==> flow/design.v <==
`timescale 10ns / 1ns
`timescale 10ns / 1ns
module riscv_cpu(
	input  rst,
	input  clk,
	output reg [31:0] PC,
	output Inst_Req_Valid,
	input Inst_Req_Ack,
	input  [31:0] Instruction,
	input Inst_Valid,
	output Inst_Ack,
	output [31:0] Address,
	output MemWrite,
	output [31:0] Write_data,
	output [3:0] Write_strb,
	output MemRead,
	input Mem_Req_Ack,
	input  [31:0] Read_data,
	input Read_data_Valid,
	output Read_data_Ack
);
reg [31:0] IR ;
reg [31:0] MDR;
reg [31:0] PC_reg;
reg [31:0] ALU_reg;
reg [31:0] RF_reg1;
reg [31:0] RF_reg2;
wire RegWrite_Valid;
wire MemRead_Valid ;
wire MemWrite_Valid;
wire [31:0] ALUResult;
wire        zero     ;
wire [31:0] PCset   ;
wire [31:0] PCadd4  ;
wire [31:0] PCoffset;
wire [31:0] signextend_out;
wire [31:0] zeroextend_out;
wire [31:0] shiftleft2_out;
wire [31:0]sext;
wire [31:0]sext_b;
wire [31:0]sext_u;
wire [9:0]ALUOp;
wire [2:0]ALUSrcA;
wire [2:0]ALUSrcB;
wire [3:0]RegSrc;
wire [1:0]Branch;
wire      Reg_Write;   
wire      RegWrite;
wire      BranchPerf;
wire [7:0]MemSrc;
wire      DataRead; 
wire      PCWrite;
wire      IRWrite;
wire      PCSrc;
wire [4 :0] RF_waddr ;
wire [4 :0] RF_raddr1;
wire [4 :0] RF_raddr2;
wire        RF_wen   ;
wire [31:0] RF_wdata ;
wire [31:0] RF_rdata1;
wire [31:0] RF_rdata2;
wire [31:0] ALU_data1;
wire [31:0] ALU_data2;
wire [31:0] MemOutput;
wire [31:0] RegOutput;
wire IR_wen;
assign IR_wen = ~DataRead & IRWrite;
always @(posedge clk) 
begin
    IR <= IR_wen ? Instruction : IR;
end
always @(posedge clk) 
begin
    MDR <= DataRead ? Read_data : MDR;
end
always @(posedge clk) 
begin
    ALU_reg <= ALUResult;
end
always @(posedge clk) 
begin
    RF_reg1 <= RF_rdata1;
end
always @(posedge clk) 
begin
    RF_reg2 <= RF_rdata2;
end
always @(posedge clk) 
begin
    if(rst)
        PC_reg <= PC_reg;
    else
        PC_reg <= PC;
end
always@(posedge clk) 
begin
    if(rst)
         PC <= 32'd0;
    else                  
        PC <= (PCWrite | BranchPerf) ? PCset : PC;           
end
assign BranchPerf = (Branch[0] & zero) | (Branch[1] &~zero);
assign PCset = PCSrc ? ALUResult : ALU_reg; 
control Control(
    clk,
    rst,
    Inst_Req_Ack,
    IR,
    Inst_Valid,
    Mem_Req_Ack,
    Read_data_Valid,
    sext,
    sext_b,
    sext_u,    
    ALUOp,
    ALUSrcA,
    ALUSrcB,
    RegSrc,
    Branch,
    RegWrite,   
    MemSrc,
    Inst_Req_Valid,  
    Inst_Ack,
    MemRead,
    MemWrite, 
    Read_data_Ack,
    DataRead, 
    PCWrite,
    IRWrite,
    PCSrc
);
assign RF_waddr  = IR[11: 7];
assign RF_raddr1 = IR[19:15];
assign RF_raddr2 = IR[24:20];
assign RF_wen    = RegWrite ;
reg_file Reg_file(
    clk,
    rst,
    RF_waddr,
    RF_raddr1,
    RF_raddr2,
    RF_wen,
    RF_wdata,
    RF_rdata1,
    RF_rdata2
);
assign ALU_data1  = (ALUSrcA == 2'b01) ? PC      :
                    (ALUSrcA == 2'b10) ? PC-4    :
                                         RF_reg1 ; 
assign ALU_data2  = (ALUSrcB == 2'b01) ? sext     : 
                    (ALUSrcB == 2'b10) ? sext_b   :
                    (ALUSrcB == 2'b11) ? 32'd4    :
                                         RF_reg2;
alu ALU(
    ALU_data1,
    ALU_data2,
    ALUOp,
    zero,
    ALUResult
);
mem_operation MemOperation(
    MemSrc,
    MDR,
    RF_reg2,
    ALU_reg[1:0],
    MemOutput,
    RegOutput,
    Write_strb
);
assign Address    = {ALU_reg[31:2], 2'b00};
assign Write_data = RegOutput;
assign RF_wdata = RegSrc[0] ? MemOutput:
                  RegSrc[1] ? sext_u:
                  RegSrc[2] ? PC_reg:
                  RegSrc[3] ? ALU_reg:                 
                              ALU_reg;
endmodule
`timescale 10ns / 1ns
module control(
    input clk,
    input rst,
    input  Inst_Req_Ack,
    input  [31:0]inst,
    input  Inst_Valid,
    input  Mem_Req_Ack,
    input  Read_data_Valid,
    output [31:0]sext,
    output [31:0]sext_b,
    output [31:0]sext_u,        
    output [9:0]alu_op,
    output [2:0]alu_src_a,
    output [2:0]alu_src_b,
    output [3:0]reg_src,
    output [1:0]branch,
    output      reg_write,   
    output [7:0]mem_src,
    output Inst_Req_Valid,  
    output Inst_Ack,
    output MemRead,
    output MemWrite, 
    output Read_data_Ack,
    output data_read, 
    output pc_write,
    output ir_write,
    output pc_src
);
wire  [6:0]inst_6_0  ;
wire  [2:0]inst_14_12;
wire  [6:0]inst_31_25;
assign inst_6_0   = inst[6 : 0];
assign inst_14_12 = inst[14:12];
assign inst_31_25 = inst[31:25];
wire type_j;
wire type_r;
wire type_s;
wire type_b;
wire type_i;
wire type_u;
wire type_l;
wire type_ical ;
assign type_j = (inst_6_0==7'b1101111);
assign type_r = (inst_6_0==7'b0110011);
assign type_s = (inst_6_0==7'b0100011);
assign type_b = (inst_6_0==7'b1100011);
assign type_i =  type_l   | type_ical | inst_jalr;
assign type_u  =  inst_lui | inst_auipc;
assign type_ical = (inst_6_0==7'b0010011);
assign type_l    = (inst_6_0==7'b0000011);
wire inst_lui  ;
wire inst_auipc;
wire inst_jal  ;
wire inst_jalr ;
wire inst_beq  ;
wire inst_bne  ;
wire inst_blt  ;
wire inst_bge  ;
wire inst_bltu ;
wire inst_bgeu ;
wire inst_lb   ;
wire inst_lh   ;
wire inst_lw   ;
wire inst_lbu  ;
wire inst_lhu  ;
wire inst_sb   ;
wire inst_sh   ;
wire inst_sw   ;
wire inst_addi ;
wire inst_slti ;
wire inst_sltiu;
wire inst_xori ;
wire inst_ori  ;
wire inst_andi ;
wire inst_slli ;
wire inst_srli ;
wire inst_srai ;
wire inst_add  ;
wire inst_sub  ;
wire inst_sll  ;
wire inst_slt  ;
wire inst_sltu ;
wire inst_xor  ;
wire inst_srl  ;
wire inst_sra  ;
wire inst_or   ;
wire inst_and  ;
assign inst_lui   = (inst_6_0==7'b0110111  );
assign inst_auipc = (inst_6_0==7'b0010111);
assign inst_jal   = (type_j);
assign inst_jalr  = (inst_6_0==7'b1100111 & inst_14_12==3'b000 );
assign inst_beq   = (type_b & inst_14_12==3'b000  );
assign inst_bne   = (type_b & inst_14_12==3'b001  );
assign inst_blt   = (type_b & inst_14_12==3'b100  );
assign inst_bge   = (type_b & inst_14_12==3'b101  );
assign inst_bltu  = (type_b & inst_14_12==3'b110 );
assign inst_bgeu  = (type_b & inst_14_12==3'b111 );
assign inst_lb    = (type_l & inst_14_12==3'b000   );
assign inst_lh    = (type_l & inst_14_12==3'b001   );
assign inst_lw    = (type_l & inst_14_12==3'b010   );
assign inst_lbu   = (type_l & inst_14_12==3'b100  );
assign inst_lhu   = (type_l & inst_14_12==3'b101  );
assign inst_sb    = (type_s & inst_14_12==3'b000   );
assign inst_sh    = (type_s & inst_14_12==3'b001   );
assign inst_sw    = (type_s & inst_14_12==3'b010   );
assign inst_addi  = (type_ical & inst_14_12==3'b000 );
assign inst_slti  = (type_ical & inst_14_12==3'b010 );
assign inst_sltiu = (type_ical & inst_14_12==3'b011);
assign inst_xori  = (type_ical & inst_14_12==3'b100 );
assign inst_ori   = (type_ical & inst_14_12==3'b110  );
assign inst_andi  = (type_ical & inst_14_12==3'b111 );
assign inst_slli  = (type_ical & inst_14_12==3'b001 & inst_31_25==7'b0000000);
assign inst_srli  = (type_ical & inst_14_12==3'b101 & inst_31_25==7'b0000000);
assign inst_srai  = (type_ical & inst_14_12==3'b101 & inst_31_25==7'b0100000);
assign inst_add   = (type_r & inst_14_12==3'b000  & inst_31_25==7'b0000000);
assign inst_sub   = (type_r & inst_14_12==3'b000  & inst_31_25==7'b0100000);
assign inst_sll   = (type_r & inst_14_12==3'b001  & inst_31_25==7'b0000000);
assign inst_slt   = (type_r & inst_14_12==3'b010  & inst_31_25==7'b0000000);
assign inst_sltu  = (type_r & inst_14_12==3'b011 & inst_31_25==7'b0000000);
assign inst_xor   = (type_r & inst_14_12==3'b100  & inst_31_25==7'b0000000);
assign inst_srl   = (type_r & inst_14_12==3'b101  & inst_31_25==7'b0000000);
assign inst_sra   = (type_r & inst_14_12==3'b101  & inst_31_25==7'b0100000);
assign inst_or    = (type_r & inst_14_12==3'b110   & inst_31_25==7'b0000000);
assign inst_and   = (type_r & inst_14_12==3'b111  & inst_31_25==7'b0000000);
wire [9:0]alu_op_tmp     ;
wire [2:0]alu_src_a_tmp  ;
wire [2:0]alu_src_b_tmp  ;
wire [3:0]reg_src_tmp    ;
wire [1:0]branch_tmp     ;
wire      reg_write_tmp  ;    
wire [7:0]mem_src_tmp    ;
assign alu_op_tmp[0] = type_l     | type_s    | inst_jalr  |
                       inst_addi  | inst_add  | inst_jal   |
                       inst_auipc ;
assign alu_op_tmp[1] = inst_beq   | inst_bne  | inst_sub   ;
assign alu_op_tmp[2] = inst_blt   | inst_bge  | inst_slti  |
                       inst_slt   ;
assign alu_op_tmp[3] = inst_bltu  | inst_bgeu | inst_sltiu |
                       inst_sltu  ;
assign alu_op_tmp[4] = inst_andi  | inst_and  ;
assign alu_op_tmp[5] = inst_or    | inst_ori  ;
assign alu_op_tmp[6] = inst_xor   | inst_xori ;
assign alu_op_tmp[7] = inst_sll   | inst_slli ;
assign alu_op_tmp[8] = inst_srl   | inst_srli ;
assign alu_op_tmp[9] = inst_sra   | inst_srai ; 
assign alu_src_a_tmp = (inst_auipc | type_j) ? 2'b10: 2'b00;   
assign alu_src_b_tmp = (type_i | type_s | type_j | inst_auipc) ? 2'b01: 2'b00; 
assign branch_tmp[0] = inst_beq   | inst_bge  | inst_bgeu ;
assign branch_tmp[1] = inst_bne   | inst_blt  | inst_bltu ;
assign mem_src_tmp[0] = inst_lw   ;
assign mem_src_tmp[1] = inst_lb   ;
assign mem_src_tmp[2] = inst_lbu  ;
assign mem_src_tmp[3] = inst_lh   ;
assign mem_src_tmp[4] = inst_lhu  ;
assign mem_src_tmp[5] = inst_sw   ;
assign mem_src_tmp[6] = inst_sb   ;
assign mem_src_tmp[7] = inst_sh   ;
assign reg_write_tmp  = type_u | type_r | type_j | type_ical | inst_jalr | type_l;
assign reg_src_tmp[0] = type_l   ;
assign reg_src_tmp[1] = inst_lui ;
assign reg_src_tmp[2] = inst_jalr| type_j;
assign reg_src_tmp[3] = 1'b0;
wire [31:0]imm_i;
wire [31:0]imm_s;
wire [31:0]imm_b;
wire [31:0]imm_u;
wire [31:0]imm_j;
assign imm_i  = {{21{inst[31]}}, inst[30:20]};
assign imm_s  = {{21{inst[31]}}, inst[30:25], inst[11:7]};
assign imm_b  = {{20{inst[31]}}, inst[7], inst[30:25], inst[11:8], 1'b0};
assign imm_u  = {inst[31:12], 12'b0};
assign imm_j  = {{12{inst[31]}}, inst[19:12], inst[20], inst[30:21], 1'b0};
assign sext = ({32{type_i}} & {imm_i})
            | ({32{type_s}} & {imm_s})
            | ({32{type_b}} & {imm_b})
            | ({32{type_u}} & {imm_u})
            | ({32{type_j}} & {imm_j});
assign sext_b = imm_b;
assign sext_u = imm_u;
reg [3:0]current_state;
wire [3:0]next_state;
wire [ 3:0] IF_next;
wire [ 3:0] IW_next;
wire [ 3:0] ID_next;
wire [ 3:0] EX_next;  
wire [ 3:0] LD_next;
wire [ 3:0] RW_next;
wire [ 3:0] ST_next;
wire [ 3:0] WB_next;
assign IF_next    = (Inst_Req_Ack) ? 4'b0001: 4'b0000; 
assign IW_next    = (Inst_Valid)   ? 4'b0010: 4'b0001;  
assign ID_next    = 4'b0011;
assign EX_next    = (type_l) ? 4'b0110:
                    (type_s) ? 4'b0101:
                    (type_b) ? 4'b0000:
                               4'b0100;                                             
assign LD_next    = (Mem_Req_Ack)     ? 4'b0111: 4'b0110 ;
assign RW_next    = (Read_data_Valid) ? 4'b0100 : 4'b0111;
assign ST_next    = (Mem_Req_Ack)     ? 4'b0000 : 4'b0101 ;
assign WB_next    = 4'b0000;
assign next_state = (current_state == 4'b0000)  ? IF_next :
                    (current_state == 4'b0001)  ? IW_next :
                    (current_state == 4'b0010)  ? ID_next :
                    (current_state == 4'b0011)  ? EX_next :
                    (current_state == 4'b0110)  ? LD_next :
                    (current_state == 4'b0111) ? RW_next :
                    (current_state == 4'b0101)  ? ST_next :
                    (current_state == 4'b0100)  ? WB_next :
                                            4'b0000;
always@(posedge clk) begin     
    current_state <= (rst) ? 4'b1000 : next_state;
end
assign Inst_Req_Valid = (current_state == 4'b0000);    
assign Inst_Ack       = (current_state == 4'b0001 || current_state == 4'b1000);  
assign MemRead        = (current_state == 4'b0110);
assign MemWrite       = (current_state == 4'b0101);      
assign Read_data_Ack  = (current_state == 4'b0111);
assign alu_op    = (current_state == 4'b0000 || current_state == 4'b0010) ? 10'b0000000001:   
                   alu_op_tmp   ;
assign alu_src_a = (current_state == 4'b0000) ? 2'b01:
                   (current_state == 4'b0010) ? 2'b10:  
                   alu_src_a_tmp; 
assign alu_src_b = (current_state == 4'b0000) ? 2'b11:
                   (current_state == 4'b0010) ? 2'b10:
                   alu_src_b_tmp;
assign reg_src   = (current_state == 4'b0100) ? reg_src_tmp : 3'b0001;
assign branch    = (current_state == 4'b0000 || current_state == 4'b0001 || current_state == 4'b0010 || current_state == 4'b1000) ? 2'b0 : branch_tmp ;
assign mem_src   = (current_state == 4'b0000 || current_state == 4'b0001 || current_state == 4'b0010 || current_state == 4'b1000) ? 8'b0 : mem_src_tmp;
assign reg_write = (current_state == 4'b0100) ? reg_write_tmp : 1'b0;
assign data_read = (current_state == 4'b0111 && Read_data_Ack && Read_data_Valid);  
assign pc_write  = (current_state == 4'b0000 && Inst_Req_Ack  && Inst_Req_Valid || current_state == 4'b0011 && (type_j || inst_jalr));
assign ir_write  = (current_state == 4'b0001 && Inst_Valid && Inst_Ack);     
assign pc_src    = (current_state == 4'b0000 || current_state == 4'b0011 && (type_j || inst_jalr));
endmodule
`timescale 10ns / 1ns
module alu(
    input [32 - 1:0] A,
    input [32 - 1:0] B,
    input [9:0] alu_op,
    output Zero,
    output [32 - 1:0] Result
);
wire alu_add ;    
wire alu_sub ;    
wire alu_slt ;    
wire alu_sltu;    
wire alu_and ;    
wire alu_or  ;    
wire alu_xor ;    
wire alu_sll ;    
wire alu_srl ;    
wire alu_sra ;    
assign alu_add  = alu_op[0];
assign alu_sub  = alu_op[1];
assign alu_slt  = alu_op[2];
assign alu_sltu = alu_op[3];
assign alu_and  = alu_op[4];
assign alu_or   = alu_op[5];
assign alu_xor  = alu_op[6];
assign alu_sll  = alu_op[7];
assign alu_srl  = alu_op[8];
assign alu_sra  = alu_op[9];
wire [31:0] add_sub_result; 
wire [31:0] slt_result; 
wire [31:0] sltu_result;
wire [31:0] and_result;
wire [31:0] or_result;
wire [31:0] xor_result;
wire [31:0] sll_result; 
wire [31:0] srl_result; 
wire [31:0] sra_result; 
wire [31:0] adder_a     ;
wire [31:0] adder_b     ;
wire [33:0] adder_result;
wire        adder_cin   ;
assign adder_a      = A;
assign adder_b      = (alu_sub | alu_slt) ? ~B : B;
assign adder_cin    = (alu_sub | alu_slt);
assign adder_result = {adder_a,adder_cin} + {adder_b,adder_cin};
assign add_sub_result = adder_result[32:1];
assign slt_result[31:1] = 31'b0;
assign slt_result[0]    = (A[31]  & ~B[31])
                        | ((A[31] ~^ B[31]) & adder_result[32]);
assign sltu_result[31:1] = 31'b0;
assign sltu_result[0]    = (A < B);                        
assign and_result = A & B;
assign or_result  = A | B;
assign xor_result = A ^ B;
assign sll_result = A << B[4:0];
assign sra_result = {{31{A[31]}}, 1'b0} << ~(B[4:0]) | A >> B[4:0];
assign srl_result = A >> B[4:0];
assign Zero     = ({Result} == 32'b0);
assign Result     = ({32{alu_add | alu_sub}} & add_sub_result)
                  | ({32{alu_slt          }} & slt_result    )
                  | ({32{alu_sltu         }} & sltu_result   )
                  | ({32{alu_and          }} & and_result    )
                  | ({32{alu_or           }} & or_result     )
                  | ({32{alu_xor          }} & xor_result    )
                  | ({32{alu_sll          }} & sll_result    )
                  | ({32{alu_sra          }} & sra_result    )
                  | ({32{alu_srl          }} & srl_result    );                                    
endmodule
`timescale 10ns / 1ns
module mem_operation(
    input  [7 :0]control_code,
    input  [31:0]mem_input,
    input  [31:0]reg_input,
    input  [1 :0]ea,    
    output [31:0]mem_output,
    output [31:0]reg_output,
    output [3 :0]write_strb
);
wire [31:0] lw_result ;
wire [31:0] lb_result ;
wire [31:0] lbu_result;
wire [31:0] lh_result ;
wire [31:0] lhu_result;
assign lw_result  = mem_input;
assign lb_result  = ({32{ea==2'b00}} & {{24{mem_input[ 7]}},mem_input[7 : 0]})
                  | ({32{ea==2'b01}} & {{24{mem_input[15]}},mem_input[15: 8]})
                  | ({32{ea==2'b10}} & {{24{mem_input[23]}},mem_input[23:16]})
                  | ({32{ea==2'b11}} & {{24{mem_input[31]}},mem_input[31:24]});
assign lbu_result = ({32{ea==2'b00}} & {{24'd0},mem_input[7 : 0]})
                  | ({32{ea==2'b01}} & {{24'd0},mem_input[15: 8]})
                  | ({32{ea==2'b10}} & {{24'd0},mem_input[23:16]})
                  | ({32{ea==2'b11}} & {{24'd0},mem_input[31:24]});
assign lh_result  = ({32{ea[1]==1'b0}} & {{16{mem_input[15]}},mem_input[15: 0]})               
                  | ({32{ea[1]==1'b1}} & {{16{mem_input[31]}},mem_input[31:16]});
assign lhu_result = ({32{ea[1]==1'b0}} & {{16'd0},mem_input[15: 0]})
                  | ({32{ea[1]==1'b1}} & {{16'd0},mem_input[31:16]});
assign mem_output = ({32{control_code[0]}} & lw_result )
                  | ({32{control_code[1]}} & lb_result )
                  | ({32{control_code[2]}} & lbu_result)
                  | ({32{control_code[3]}} & lh_result )
                  | ({32{control_code[4]}} & lhu_result); 
wire [3:0] sw_strb ;
wire [3:0] sb_strb ;
wire [3:0] sh_strb ;
assign sw_strb  = 4'b1111;
assign sb_strb  = ({4{ea==2'b00}} & 4'b0001)
                | ({4{ea==2'b01}} & 4'b0010)
                | ({4{ea==2'b10}} & 4'b0100)
                | ({4{ea==2'b11}} & 4'b1000);
assign sh_strb  = ({4{ea[1]==1'b0}} & 4'b0011)
                | ({4{ea[1]==1'b1}} & 4'b1100);
assign write_strb = ({4{control_code[5]}} & sw_strb )
                  | ({4{control_code[6]}} & sb_strb )
                  | ({4{control_code[7]}} & sh_strb );
wire [31:0] sw_result ;
wire [31:0] sb_result ;
wire [31:0] sh_result ;
assign sw_result  = reg_input;
assign sb_result  = ({32{ea[1:0]==2'b00}} & {24'd0,reg_input[ 7: 0]      })
                  | ({32{ea[1:0]==2'b01}} & {16'd0,reg_input[ 7: 0], 8'd0})
                  | ({32{ea[1:0]==2'b10}} & { 8'd0,reg_input[ 7: 0],16'd0})
                  | ({32{ea[1:0]==2'b11}} & {      reg_input[ 7: 0],24'd0});
assign sh_result  = ({32{ea[1]==1'b0 }} & {16'd0,reg_input[15: 0]})
                  | ({32{ea[1]==1'b1 }} & {reg_input[15: 0],16'd0});
assign reg_output = ({32{control_code[5]}} & sw_result )
                  | ({32{control_code[6]}} & sb_result )
                  | ({32{control_code[7]}} & sh_result );
endmodule
`timescale 10 ns / 1 ns
module reg_file(
	input clk,
	input rst,
	input [5 - 1:0] waddr,
	input [5 - 1:0] raddr1,
	input [5 - 1:0] raddr2,
	input wen,
	input [32 - 1:0] wdata,
	output [32 - 1:0] rdata1,
	output [32 - 1:0] rdata2
);
	reg [32-1:0] rf[32 - 1:0];
	assign rdata1=rf[raddr1];
	assign rdata2=rf[raddr2];
	always@(posedge clk)
	begin
	  	if(rst)
	  	begin
	  		rf[0]<=0;
			rf[1]<=0;
	  		rf[2]<=0;
			rf[3]<=0;
	  		rf[4]<=0;
			rf[5]<=0;
	  		rf[6]<=0;
			rf[7]<=0;
	  		rf[8]<=0;
			rf[9]<=0;
	  		rf[10]<=0;
			rf[11]<=0;
	  		rf[12]<=0;
			rf[13]<=0;
	  		rf[14]<=0;
			rf[15]<=0;
	  		rf[16]<=0;
			rf[17]<=0;
	  		rf[18]<=0;
			rf[19]<=0;
	  		rf[20]<=0;
			rf[21]<=0;
	  		rf[22]<=0;
			rf[23]<=0;
	  		rf[24]<=0;
			rf[25]<=0;
	  		rf[26]<=0;
			rf[27]<=0;
	  		rf[28]<=0;
			rf[29]<=0;
	  		rf[30]<=0;
			rf[31]<=0;															
		end
		else 
		begin
			if(wen==1&&waddr!=0)
			begin
				rf[waddr]<=wdata;
			end
		end
	end
endmodule
Reports on riscv_cpu
The steps from the RTL of riscv_cpu to its reports follow in flow order.
Line numbers count from 1 in the design file above.
Operators carry their Yosys type and port widths (W data, S select, Z words).
Cell names lack the library's common part.
A cell with - has no value.
- top: riscv_cpu
- clock input: clk
- standard-cell library: sky130hd
- timing corner: tt_025C_1v80

Elaborated design
Counts by Yosys on the flattened word-level netlist (proc, flatten, opt, wreduce; memories kept). Register bits leave out memories and registers merged into their read ports (data or address); mux counts leave out enables and synchronous resets folded into registers. Print and check cells are left out.
Memory sizes are those after Yosys's memory passes, which may raise the word count (mostly to a power of two), join words into wider ones and drop unused or constant bits.
- shifts and indexed selects: 3
- add/sub/neg operators: 2
- multiplexer cells: 43
- $lt $le $gt $ge at 1
- noted equality and inequality tests: 33
- bitwise logic cells at 180
- reduce/logical cells at 21
- operator list (operator ; number):
    $or A32 B32 Y32 ; 32
    $and A32 B32 Y32 ; 29
    $mux W32 ; 12
    $and A32 B8 Y32 ; 5
    $and A32 B16 Y32 ; 4
    $and A32 B1 Y32 ; 2
    $shl A32 B5 Y32 ; 2
    $and A1 B1 Y1 ; 49
    $or A1 B1 Y1 ; 42
    $mux W4 ; 9
    $add A33 B33 Y33 ; 1
    $and A32 B24 Y32 ; 1
    $sub A32 B3 Y32 const B ; 1
    $lt A32 B32 Y1 ; 1
    $xor A32 B32 Y32 ; 1
    $shr A32 B5 Y32 ; 1
    $not A32 Y32 ; 1
    $logic_not A32 Y1 ; 1
    $eq A7 B6 Y1 const B ; 4
    $eq A7 B7 Y1 const B ; 3
    $eq A4 B3 Y1 const B ; 4
    $eq A3 B2 Y1 const B ; 5
    $mux W3 ; 5
    $eq A7 B5 Y1 const B ; 2
    $eq A3 B3 Y1 const B ; 4
    $or A4 B4 Y4 ; 3
    $mux W2 ; 6
    $mux W10 ; 1
Not listed: further kinds 24, cells in them 52.
- elaborated cells: 290
- noted output and inout port bits: 105
- register bits: 164
- memories kept at 1
- RAM bits: 1024
- memories (name ; words ; bits a word ; RTL line ; text):
    Reg_file.rf ; 32 ; 32 ; 553 ; reg [32-1:0] rf[32 - 1:0];

Logic depth
Longest topological path by Yosys (ltp), each cell counted once; first at word level (registers and memories cut), then after technology mapping (sequential cells cut; the memories' decode and read muxes count).
- word-level depth: 32
- ABC_AREA at 0
- noted gate-level depth with buffers: 33
- depth with buffers taken out at 26

Synthesis result
Yosys stat after the flow's synthesis: flattened, memories mapped to cells. It holds for the ABC_AREA given above (unset counts as 0); a run with the other value may have another netlist.
Totals and module areas in this step are rounded.
- cell types (type ; number):
    edfxtp_1 ; 1120
    mux4_2 ; 642
    nor2_1 ; 1205
    dfxtp_1 ; 137
    ha_1 ; 129
    clkbuf_1 ; 419
    nand2_1 ; 320
    a21oi_1 ; 188
    mux2i_1 ; 91
    mux2_2 ; 78
    a211oi_1 ; 74
    o21ai_0 ; 111
    inv_1 ; 135
    nor4_1 ; 74
    nor3_1 ; 82
    nand4_1 ; 61
    nand3_1 ; 69
    a21o_1 ; 44
Other cell types: 90; their cells: 805.
- flip-flops at 1257
- noted cells in the netlist: 5784
- synthesis area at 72200 um2
By module: a second synthesis without flattening, with its own total; a netlist apart from the flattened one above.
- noted cells (unflattened synthesis): 7057
- area (unflattened synthesis) at 76600 um2
Each row is one instance without its submodules.
- modules (module ; sequential area (um2) ; times used ; area (um2) ; cells):
    reg_file ; 30700 ; 1 ; 56100 ; 4614
    riscv_cpu ; 5450 ; 1 ; 9110 ; 855
    alu ; 0.0 ; 1 ; 8630 ; 1185
    control ; 180 ; 1 ; 1760 ; 245
    mem_operation ; 0.0 ; 1 ; 1040 ; 158

Timing after synthesis
Source: OpenSTA report_checks on the synthesized netlist (no wires, ideal clock, input and output delay 20% of the period each), path of least setup slack; recovery checks are left aside. Register names are those of the netlist, which keeps one name where synthesis merged equal registers.
- path kind: register to register
- from: register IR[12]
- to: register PC[16]
- noted setup slack: 1.532 ns
- launch time at the first pin at 0.000 ns
- noted stages: 32
- data arrival time at 6.828 ns
- noted path delay: 6.969 ns
- noted clock period: 8.5 ns
- required time at 8.359 ns
- library setup time at 0.141 ns
- path buffers at 7
- noted period reached after synthesis: 6.968 ns
"path delay" is the arrival time less input delay plus setup time.
"stages" counts driving pins, that of a launching flip-flop among them; a cell with two outputs on the path counts twice.
"period reached after synthesis" = period - worst setup slack (recovery checks aside). The figure is calculated, with input and output delays left at 20% of the set period.
- path through: edfxtp_1 > buf_2 > nor3_1 > o211a_1 > clkbuf_1 > o21ai_0 > a311oi_1 > nor2_1 > inv_1 > buf_2 > buf_1 > clkbuf_1 > buf_2 > xnor2_1 > ha_1 > and2_1 > and4_1 > nand2_1 > or2_2 > mux2_2 > o21ai_1 > o22ai_1 > o2111ai_1 > a21oi_1 > or4_4 > or4bb_1 > nor4_4 > a221oi_2 > or2_4 > nor2_4 > buf_6 > o31ai_2
- ends and longest elaborated chain, after synthesis (what ; RTL line ; text):
    from (decl) ; 22 ; reg [31:0] IR ;
    from (assign) ; 70 ; IR <= IR_wen ? Instruction : IR;
    to (assign) ; 98 ; PC <= 32'd0;
    to (assign) ; 100 ; PC <= (PCWrite | BranchPerf) ? PCset : PC;
    to (decl) ; 6 ; output reg [31:0] PC,
No chain of elaborated cells between the ends is given.

Path in the finished layout
From the final timing report of entry C: the path of least setup slack in the routed layout; clock arrival at registers is part of the times.
- path kind: register to register
- from: register IR[13]
- to: register PC[4]
- launch time at the first pin at 0.78 ns
- path buffers at 0
- data arrival time at 10.30 ns
- noted setup slack: 2.44 ns
- required time at 12.75 ns
- noted clock period: 12.0 ns
- library setup time at 0.05 ns
- noted stages: 25
- path through: edfxtp_1 > nor3_1 > o211a_1 > a211o_1 > o211ai_1 > and2_1 > clkinv_1 > xnor2_1 > ha_1 > nand2_1 > o21ai_0 > a21o_1 > a21o_1 > a41oi_1 > o21ai_0 > xor2_1 > a211oi_1 > o211ai_1 > nor4_1 > nand4_1 > nor4_4 > a221oi_2 > or2_4 > nor2_4 > a31o_2
- ends and longest elaborated chain, post-layout (what ; RTL line ; text):
    from (decl) ; 22 ; reg [31:0] IR ;
    from (assign) ; 70 ; IR <= IR_wen ? Instruction : IR;
    to (assign) ; 98 ; PC <= 32'd0;
    to (assign) ; 100 ; PC <= (PCWrite | BranchPerf) ? PCset : PC;
    to (decl) ; 6 ; output reg [31:0] PC,
No chain of elaborated cells between the ends is given.

Subject: flow runs of riscv_cpu

Hi,

Design riscv_cpu on sky130hd. What follows are 4 stored runs of the flow, each under its own settings; their order means nothing. The constraints put input and output delay at 20% of the set period each and load the outputs with 0.01 pF.
"reached clock period" means the clock period less the worst setup slack. The figure is calculated, with input and output delays left at 20% of the set period.
"worst path time": the worst setup path's part of the clock period (all of it between registers, 20% less for each end at a port) less its slack. A launch clock that arrives late makes it longer, a capture clock that arrives late makes it shorter.
"total power of the final layout": no workload was simulated; the value follows from the tool's default switching activity.
Values from the reports are rounded here.

Entry A

==> flow/run.sh <==
#!/bin/bash
# the make line also repeats the synthesis and layout settings of config.mk as NAME=value (left out here)
make -C /OpenROAD-flow-scripts/flow DESIGN_CONFIG=/design/flow/config.mk WORK_HOME=/design/flow/orfs CLKGATE_MAP_FILE= finish
==> flow/config.mk <==
export PLATFORM = sky130hd
export DESIGN_NAME = riscv_cpu
export DESIGN_NICKNAME = riscv_cpu
export VERILOG_FILES = /design/flow/design.v
export SDC_FILE = /design/flow/constraint.sdc
export NUM_CORES = 4
export LEC_CHECK = 0
export CAP_MARGIN = 40
export CELL_PAD_IN_SITES_DETAIL_PLACEMENT = 2
export CORE_ASPECT_RATIO = 0.9
export CORE_MARGIN = 2
export CORE_UTILIZATION = 59
export GPL_ROUTABILITY_DRIVEN = 0
export HOLD_SLACK_MARGIN = 0.16
export MAX_ROUTING_LAYER = met4
export MIN_ROUTING_LAYER = met1
export SETUP_SLACK_MARGIN = 1.47
export SLEW_MARGIN = 20
export TNS_END_PERCENT = 70
==> flow/constraint.sdc <==
create_clock -name core_clock -period 5.94 [get_ports {clk}]
set_input_delay 1.1880 -clock core_clock [delete_from_list [all_inputs] [get_ports {clk}]]
set_output_delay 1.1880 -clock core_clock [all_outputs]
set_load 0.01 [all_outputs]

Entry A: incomplete, placement halted on a tool error.

Entry B

==> flow/run.sh <==
#!/bin/bash
# the make line also repeats the synthesis and layout settings of config.mk as NAME=value (left out here)
make -C /OpenROAD-flow-scripts/flow DESIGN_CONFIG=/design/flow/config.mk WORK_HOME=/design/flow/orfs CLKGATE_MAP_FILE= finish
==> flow/config.mk <==
export PLATFORM = sky130hd
export DESIGN_NAME = riscv_cpu
export DESIGN_NICKNAME = riscv_cpu
export VERILOG_FILES = /design/flow/design.v
export SDC_FILE = /design/flow/constraint.sdc
export NUM_CORES = 4
export LEC_CHECK = 0
export ABC_AREA = 1
export CAP_MARGIN = 25
export CELL_PAD_IN_SITES_DETAIL_PLACEMENT = 2
export CORE_ASPECT_RATIO = 0.9
export CORE_MARGIN = 2
export CORE_UTILIZATION = 59
export CTS_CLUSTER_SIZE = 68
export GPL_ROUTABILITY_DRIVEN = 0
export HOLD_SLACK_MARGIN = 0.16
export MAX_ROUTING_LAYER = met4
export MIN_ROUTING_LAYER = met2
export PLACE_DENSITY_LB_ADDON = 0.07
export SETUP_SLACK_MARGIN = 0.53
export SLEW_MARGIN = 20
export TNS_END_PERCENT = 15
==> flow/constraint.sdc <==
create_clock -name core_clock -period 5.8 [get_ports {clk}]
set_input_delay 1.1600 -clock core_clock [delete_from_list [all_inputs] [get_ports {clk}]]
set_output_delay 1.1600 -clock core_clock [all_outputs]
set_load 0.01 [all_outputs]

Entry B: incomplete, placement halted on DPL-0033.

Entry C

==> flow/run.sh <==
#!/bin/bash
# the make line also repeats the synthesis and layout settings of config.mk as NAME=value (left out here)
make -C /OpenROAD-flow-scripts/flow DESIGN_CONFIG=/design/flow/config.mk WORK_HOME=/design/flow/orfs CLKGATE_MAP_FILE= finish
==> flow/config.mk <==
export PLATFORM = sky130hd
export DESIGN_NAME = riscv_cpu
export DESIGN_NICKNAME = riscv_cpu
export VERILOG_FILES = /design/flow/design.v
export SDC_FILE = /design/flow/constraint.sdc
export NUM_CORES = 4
export LEC_CHECK = 0
export CAP_MARGIN = 20
export CELL_PAD_IN_SITES_GLOBAL_PLACEMENT = 1
export CORE_ASPECT_RATIO = 0.84
export CORE_MARGIN = 2
export CORE_UTILIZATION = 53
export CTS_CLUSTER_SIZE = 100
export PLACE_DENSITY = 0.49
export SETUP_SLACK_MARGIN = -0.26
export SLEW_MARGIN = 35
export TNS_END_PERCENT = 100
==> flow/constraint.sdc <==
create_clock -name core_clock -period 12.0 [get_ports {clk}]
set_input_delay 2.4000 -clock core_clock [delete_from_list [all_inputs] [get_ports {clk}]]
set_output_delay 2.4000 -clock core_clock [all_outputs]
set_load 0.01 [all_outputs]

Measured in entry C:
- total negative setup slack at 0.000 ns
- noted the worst path time: 9.56 ns
- class of the worst setup path: register to register
- die footprint: 139000 um2
- worst-case hold slack: 0.490 ns
- noted the standard-cell area after layout: 80700 um2
- noted the total power of the final layout: 11.2 mW
- setup slack of the worst path at 2.44 ns
- noted the mapped cell area after synthesis: 72200 um2
- noted the final utilization: 0.595
- reached clock period: 9.555 ns

Entry D

==> flow/run.sh <==
#!/bin/bash
# the make line also repeats the synthesis and layout settings of config.mk as NAME=value (left out here)
make -C /OpenROAD-flow-scripts/flow DESIGN_CONFIG=/design/flow/config.mk WORK_HOME=/design/flow/orfs CLKGATE_MAP_FILE= finish
==> flow/config.mk <==
export PLATFORM = sky130hd
export DESIGN_NAME = riscv_cpu
export DESIGN_NICKNAME = riscv_cpu
export VERILOG_FILES = /design/flow/design.v
export SDC_FILE = /design/flow/constraint.sdc
export NUM_CORES = 4
export LEC_CHECK = 0
export ABC_AREA = 1
export CAP_MARGIN = 30
export CELL_PAD_IN_SITES_DETAIL_PLACEMENT = 1
export CELL_PAD_IN_SITES_GLOBAL_PLACEMENT = 0
export CORE_ASPECT_RATIO = 1.62
export CORE_MARGIN = 10
export CORE_UTILIZATION = 40
export CTS_CLUSTER_DIAMETER = 186
export CTS_CLUSTER_SIZE = 18
export GPL_TIMING_DRIVEN = 0
export PLACE_DENSITY_LB_ADDON = 0.01
export SETUP_SLACK_MARGIN = -0.19
export SLEW_MARGIN = 35
export TNS_END_PERCENT = 70
==> flow/constraint.sdc <==
create_clock -name core_clock -period 4.59 [get_ports {clk}]
set_input_delay 0.9180 -clock core_clock [delete_from_list [all_inputs] [get_ports {clk}]]
set_output_delay 0.9180 -clock core_clock [all_outputs]
set_load 0.01 [all_outputs]

Entry D: incomplete, routing halted on GRT-0116.

Regards
